==> flow/design.v <==
module joinC #(parameter N = 5)(
	input [N - 1 : 0] valid_in,
	output reg  [N - 1 : 0] ready_in,
	output valid_out,
	input ready_out
);
	assign valid_out = &valid_in; 
	reg[N - 1 : 0] singleValid;
	integer i, j;
	always @(*)begin
		for(i = 0; i < N; i = i + 1)begin
			singleValid[i] = 1;
			for(j = 0; j < N; j = j + 1)
				if(i != j)
					singleValid[i] = singleValid[i] & valid_in[j];
		end
		for(i = 0; i < N; i = i + 1)begin
			ready_in[i] = singleValid[i] & ready_out;
		end
	end
endmodule
module OEHB #(parameter INPUTS = 1,
		parameter OUTPUTS = 1,
		parameter DATA_IN_SIZE = 32,
		parameter DATA_OUT_SIZE = 32)
	(
		input clk,
		input rst,
		input [INPUTS * (DATA_IN_SIZE)- 1 : 0]data_in_bus,
		input [INPUTS - 1 : 0]valid_in_bus,
		output [INPUTS - 1 : 0] ready_in_bus,
		output [OUTPUTS * (DATA_OUT_SIZE) - 1 : 0]data_out_bus,
		output reg [OUTPUTS - 1 : 0]valid_out_bus,
		input 	[OUTPUTS - 1 : 0] ready_out_bus
);
	wire reg_en;
	reg [DATA_IN_SIZE - 1 : 0] data_reg;
	always@(posedge clk, posedge rst)
		if(rst)
			valid_out_bus[0] <= 0;
		else
			valid_out_bus[0] <= valid_in_bus[0] | ~ready_in_bus[0];
	always@(posedge clk, posedge rst)
		if(rst)
			data_reg <= 0;
		else if(reg_en)
			data_reg <= data_in_bus[0 * DATA_IN_SIZE +: DATA_IN_SIZE];
	assign data_out_bus[0 * DATA_OUT_SIZE +: DATA_OUT_SIZE] = data_reg;
	assign ready_in_bus[0] = ~valid_out_bus[0] | ready_out_bus[0];
	assign reg_en = ready_in_bus[0] & valid_in_bus[0];
endmodule
module delay_buffer #(parameter SIZE = 32) (
	input clk, rst,
	input valid_in, ready_in,
	output valid_out
);
	reg [SIZE - 1 : 0] shift_reg;
	always @(posedge clk)begin
		if(ready_in | rst)
			shift_reg[0] <= valid_in;
	end
	always @(posedge clk)begin
		if(rst)
			shift_reg[SIZE - 1 : 1] <= 0;
		else if(ready_in)
			shift_reg[SIZE - 1 : 1] <= shift_reg[SIZE - 2 : 0];
	end
	assign valid_out = shift_reg[SIZE - 1];
endmodule
module mul_4_stage (
	input clk, ce,
	input[31 : 0] a,
	input [31 : 0] b,
	output [31 : 0] p
);
	reg [31 : 0] a_reg, b_reg, q0, q1, q2;
	wire [63 : 0] mul_wire;
	assign mul_wire = a_reg * b_reg;
	wire [31 : 0] mul;
	assign mul = mul_wire[31 : 0];
	always @(posedge clk)
		if(ce)begin
			a_reg <= a;
			b_reg <= b;
			q0 <= mul;
			q1 <= q0;
			q2 <= q1;
		end
	assign p = q2;
endmodule
module mul_op #(parameter INPUTS = 2,
		parameter OUTPUTS = 1,
		parameter DATA_IN_SIZE = 32,
		parameter DATA_OUT_SIZE = 32)
		(
		input clk,
		input rst,
		input [INPUTS * (DATA_IN_SIZE)- 1 : 0]data_in_bus,
		input [INPUTS - 1 : 0]valid_in_bus,
		output [INPUTS - 1 : 0] ready_in_bus,
		output [OUTPUTS * (DATA_OUT_SIZE) - 1 : 0]data_out_bus,
		output [OUTPUTS - 1 : 0]valid_out_bus,
		input 	[OUTPUTS - 1 : 0] ready_out_bus
);
	localparam LATENCY = 4;
	wire [2 * DATA_OUT_SIZE - 1 : 0] temp_result;
	wire join_valid;
	wire buff_valid, oehb_valid, oehb_ready;
	wire oehb_dataOut, oehb_datain;
	joinC #(.N(INPUTS)) add_fork(.valid_in(valid_in_bus), .ready_in(ready_in_bus), .valid_out(join_valid), .ready_out(oehb_ready));
	mul_4_stage multiply_unit (.clk(clk), .ce(oehb_ready), .a(data_in_bus[0 * DATA_IN_SIZE +: DATA_IN_SIZE]), .b(data_in_bus[1 * DATA_IN_SIZE +: DATA_IN_SIZE]), .p(data_out_bus[0 * DATA_OUT_SIZE +: DATA_OUT_SIZE]));
	delay_buffer #(.SIZE(LATENCY - 1))delay_buff(.clk(clk), .rst(rst), .valid_in(join_valid), .ready_in(oehb_ready), .valid_out(buff_valid));
	OEHB #(.INPUTS(1), .OUTPUTS(1), .DATA_IN_SIZE(1), .DATA_OUT_SIZE(1)) oehb_buffer (.clk(clk), .rst(rst),
										 .data_in_bus(1'b0), .valid_in_bus(buff_valid), .ready_in_bus(oehb_ready),
										 .data_out_bus(oehb_dataOut), .valid_out_bus(valid_out_bus[0]), .ready_out_bus(ready_out_bus[0]));
endmodule
# Step by step through the tools: mul_op
# The steps from the RTL of mul_op to its reports follow in flow order.
# Lines are those of the file above, counted from 1.
# Operators carry their Yosys type and port widths (W data, S select, Z words).
# Library cell names are shortened.
# A cell with - has no value.
[design]
top = "mul_op"
clock = "clk"
lib = "sky130hd"
pvt_corner = "tt_025C_1v80"

# Word-level counts
# Yosys after proc, flatten, opt, wreduce and memory -nomap, before mapping. Enables and synchronous resets that opt folds into registers are not counted as muxes. Memory bits, and registers merged into a memory's read port (data or address), are not among the register bits. Print and check cells are not counted. Equal cells are merged and count once.
[classes]
n_mul = 1
logic = 7
n_reduce_logical = 1
[op_table]
columns = ["operator", "count"]
rows = [
  ["$mul A32 B32 Y32", 1],
  ["$or A1 B1 Y1", 3],
  ["$and A1 B1 Y1", 2],
  ["$not A1 Y1", 2],
  ["$reduce_and A2 Y1", 1],
]
[word_totals]
register_bits = 164
input_bits = 69
out_inout_bits = 35
wordCells = 17

# Logic depth
# Yosys ltp: most cells in a row. Word level: on the elaborated netlist, between registers, memories and ports. Mapped: between sequential cells and ports; inverters and the memories' decode and read muxes count.
[logic_depth]
depth_word = 4
abc_area = 0
mapped_depth = 26
mapped_depth_nobuf = 24

# Netlist
# Source: synth_stat.txt of the flow (Yosys; design flattened, memories mapped). It holds for the ABC_AREA given above (unset counts as 0); a run with the other value may have another netlist.
# Totals and module areas in this step are rounded.
[mapped]
cells = 1885
area_um2 = 20800
seqArea_um2 = 4900
flip_flops = 164
n_buf = 82
[types]
columns = ["cell", "count", "type_area_um2"]
rows = [
  ["fa_1", 408, 8.17E+03],
  ["edfxtp_1", 161, 4.83E+03],
  ["and2_1", 370, 2314.72],
  ["ha_1", 123, 1.54E+03],
  ["inv_1", 366, 1.37E+03],
  ["nand2_1", 163, 611.837],
  ["xnor2_1", 64, 560.538],
  ["clkbuf_1", 81, 304.042],
  ["xor2_1", 20, 175.168],
  ["a21oi_1", 20, 100.096],
  ["a21o_1", 12, 90.086],
  ["nor2_1", 17, 63.811],
  ["o21a_1", 6, 45.043],
  ["dfxtp_1", 2, 40.038],
  ["o21bai_1", 5, 37.536],
  ["o21ai_0", 7, 35.034],
  ["nand2b_1", 5, 31.28],
  ["a2111oi_2", 2, 30.029],
]
# Not listed: further types 30, cells in them 53.
# The figures by module come from a second, unflattened synthesis with its own total; it is not the netlist above.
[hier_totals]
hier_cells = 1892
area_unflattened_um2 = 20860
# Rows give one instance, submodules left out.
[modules]
columns = ["mod", "instances", "cells", "mod_area_um2", "seq_area_um2"]
rows = [
  ["mul_4_stage", 1, 1873, 20630, 4805],
  ["delay_buffer #(SIZE=3)", 1, 8, 103.8, 70.1],
  ["OEHB", 1, 7, 96.3, 50.0],
  ["joinC #(N=2)", 1, 3, 18.8, 0.0],
  ["mul_op", 1, 1, 3.8, 0.0],
]

# Timing after synthesis
# OpenSTA on the mapped netlist: ideal clock, no wires. The path of least setup slack (recovery checks aside). Input and output delay are each 20% of the period. Register names are those of the netlist, which keeps one name where synthesis merged equal registers.
[synth_timing]
path_type = "input to output"
from = "input port ready_out_bus[0]"
to = "output port ready_in_bus[0]"
period_ns = 8.0
in_delay_ns = 1.600
output_delay_ns = 1.600
launch_ns = 1.600
arrival_time_ns = 6.730
required_ns = 6.400
path_slack_ns = -0.330
path_delay_ns = 5.130
driving_pins = 3
n_path_buf = 1
period_less_setup_slack_ns = 8.33
# "path_delay_ns" = arrival - input delay + setup time.
# At an output port there is no setup time.
# "driving_pins" counts driving pins, that of a launching flip-flop among them; a cell with two outputs on the path counts twice.
# "period_less_setup_slack_ns" is the clock period less the worst setup slack; recovery checks do not enter. This is arithmetic on one report: input and output delays are still those of the set period (20% each).
# The rows between start and end are the longest chain of elaborated cells between them; the timing report does not say that the signal goes this way. Where chains are equally long, one stands for them.
# A line is the first line of the expression or statement that the cell stems from. Yosys adds cells for indexed reads and writes and turns some case tables into memories.
[synth_between]
cell_sequence = "nand2b_1 clkbuf_1 and2_1"
elab_chain_len = 2
cone_cells = 2
lines_between = 2
classes_between = "logic (2)"
[synth_rtl]
columns = ["item", "line_no", "source"]
rows = [
  ["start: declaration", 103, "input [OUTPUTS - 1 : 0] ready_out_bus"],
  ["$or A1 B1 Y1", 49, "assign ready_in_bus[0] = ~valid_out_bus[0] | ready_out_bus[0];"],
  ["$and A1 B1 Y1", 18, ""],
  ["end: declaration", 100, "output [INPUTS - 1 : 0] ready_in_bus,"],
]

# Path in the finished layout
# Path of least setup slack in the final report of run A (OpenROAD, finished layout, wires in). Where an end is a register, its clock arrival counts in the times.
[layout_timing]
path_type = "register to register"
from = "register multiply_unit.a_reg[14]"
to = "register multiply_unit.q0[31]"
period_ns = 5.03
setup_ns = 0.26
launch_ns = 0.48
arrival_time_ns = 7.36
required_ns = 5.25
path_slack_ns = -2.11
driving_pins = 25
n_path_buf = 4
# The rows between start and end are the longest chain of elaborated cells between them; the timing report does not say that the signal goes this way. Where chains are equally long, one stands for them.
[layout_between]
cell_sequence = "edfxtp_1 buf_6 buf_4 and2_1 fa_1 inv_1 fa_1 fa_1 inv_1 fa_1 inv_1 fa_1 inv_1 fa_1 fa_1 fa_1 ha_1 clkbuf_8 o211a_1 a221o_1 a21oi_2 o31ai_4 buf_6 a311oi_4 xnor2_2"
elab_chain_len = 1
cone_cells = 1
lines_between = 1
classes_between = "mul (1)"
[layout_rtl]
columns = ["item", "line_no", "source"]
rows = [
  ["start: declaration", 76, "reg [31 : 0] a_reg, b_reg, q0, q1, q2;"],
  ["start: assignment", 83, "a_reg <= a;"],
  ["$mul A32 B32 Y32", 78, "assign mul_wire = a_reg * b_reg;"],
  ["end: assignment", 85, "q0 <= mul;"],
  ["end: declaration", 76, ""],
]

# Module mul_op, platform sky130hd: 5 stored runs of the flow (Yosys, OpenROAD) with differing settings, in no particular order. Input and output delays are each 20% of the period that was set; the output load is 0.01 pF.
# "period_less_ws_ns" is the run's clock period less its worst setup slack. It is reckoned from that one timing run; input and output delays stay at 20% of the period that was set.
# "worst_path_allowed_less_slack_ns" = time allowed to the worst setup path (clock period - input delay - output delay, where it has them) - its slack; a late launch clock adds to it, a late capture clock takes from it.
# The measured numbers are rounded.

[[run]]
name = "run A"
[run.settings]
CELL_PAD_IN_SITES_DETAIL_PLACEMENT = 1
CORE_ASPECT_RATIO = 0.5
CORE_UTILIZATION = 34
GPL_TIMING_DRIVEN = 0
SETUP_SLACK_MARGIN = 0.83
SLEW_MARGIN = 20
period_ns = 5.03
CAP_MARGIN = 20
CORE_MARGIN = 2
[run.results]
setup_ws_ns = -2.106
fin_util_frac = 0.428
period_less_ws_ns = 7.136
worst_path_allowed_less_slack_ns = 7.14
worst_path_kind = "register to register"
synthArea_um2 = 20800
stdcell_area_um2 = 26010
final_setup_tns_ns = -37.02
total_die_area_um2 = 63290
fin_hold_ws_ns = 0.417

[[run]]
name = "run B"
[run.settings]
CELL_PAD_IN_SITES_GLOBAL_PLACEMENT = 1
CORE_MARGIN = 7
CORE_UTILIZATION = 17
MIN_ROUTING_LAYER = "met1"
PLACE_DENSITY_LB_ADDON = 0.05
SETUP_SLACK_MARGIN = 1.94
period_ns = 12.9
CAP_MARGIN = 20
SLEW_MARGIN = 20
[run.results]
setup_ws_ns = 4.812
fin_util_frac = 0.2
period_less_ws_ns = 8.088
worst_path_allowed_less_slack_ns = 8.09
worst_path_kind = "register to register"
synthArea_um2 = 20800
stdcell_area_um2 = 24360
final_setup_tns_ns = 0.000
total_die_area_um2 = 132300
fin_hold_ws_ns = 0.418

[[run]]
name = "run C"
[run.settings]
period_ns = 4.99
CAP_MARGIN = 20
CORE_MARGIN = 2
CORE_UTILIZATION = 40
SLEW_MARGIN = 20
[run.results]
setup_ws_ns = -1.785
fin_util_frac = 0.505
period_less_ws_ns = 6.775
worst_path_allowed_less_slack_ns = 6.77
worst_path_kind = "register to register"
synthArea_um2 = 20800
stdcell_area_um2 = 25940
final_setup_tns_ns = -32.08
total_die_area_um2 = 53840
fin_hold_ws_ns = 0.415

[[run]]
name = "run D"
[run.settings]
ABC_AREA = 1
CAP_MARGIN = 5
CELL_PAD_IN_SITES_GLOBAL_PLACEMENT = 1
CORE_ASPECT_RATIO = 1.72
CORE_MARGIN = 3
CORE_UTILIZATION = 60
CTS_CLUSTER_SIZE = 46
GPL_ROUTABILITY_DRIVEN = 0
GPL_TIMING_DRIVEN = 0
MAX_ROUTING_LAYER = "met4"
MIN_ROUTING_LAYER = "met1"
PLACE_DENSITY_LB_ADDON = 0.05
SETUP_SLACK_MARGIN = 1.94
TNS_END_PERCENT = 95
period_ns = 12.9
SLEW_MARGIN = 20
[run.results]
setup_ws_ns = 4.091
fin_util_frac = 0.673
period_less_ws_ns = 8.809
worst_path_allowed_less_slack_ns = 8.81
worst_path_kind = "register to register"
synthArea_um2 = 21920
stdcell_area_um2 = 24220
final_setup_tns_ns = 0.000
total_die_area_um2 = 38950
fin_hold_ws_ns = 0.417

[[run]]
name = "run E"
[run.settings]
CELL_PAD_IN_SITES_GLOBAL_PLACEMENT = 2
CORE_UTILIZATION = 57
CTS_CLUSTER_DIAMETER = 215
CTS_CLUSTER_SIZE = 69
MAX_ROUTING_LAYER = "met5"
MIN_ROUTING_LAYER = "met1"
SETUP_SLACK_MARGIN = 0.15
TNS_END_PERCENT = 5
period_ns = 4.42
CAP_MARGIN = 20
CORE_MARGIN = 2
SLEW_MARGIN = 20
[run.results]
setup_ws_ns = -2.441
fin_util_frac = 0.701
period_less_ws_ns = 6.861
worst_path_allowed_less_slack_ns = 6.86
worst_path_kind = "register to register"
synthArea_um2 = 20800
stdcell_area_um2 = 25070
final_setup_tns_ns = -45.44
total_die_area_um2 = 38030
fin_hold_ws_ns = 0.419
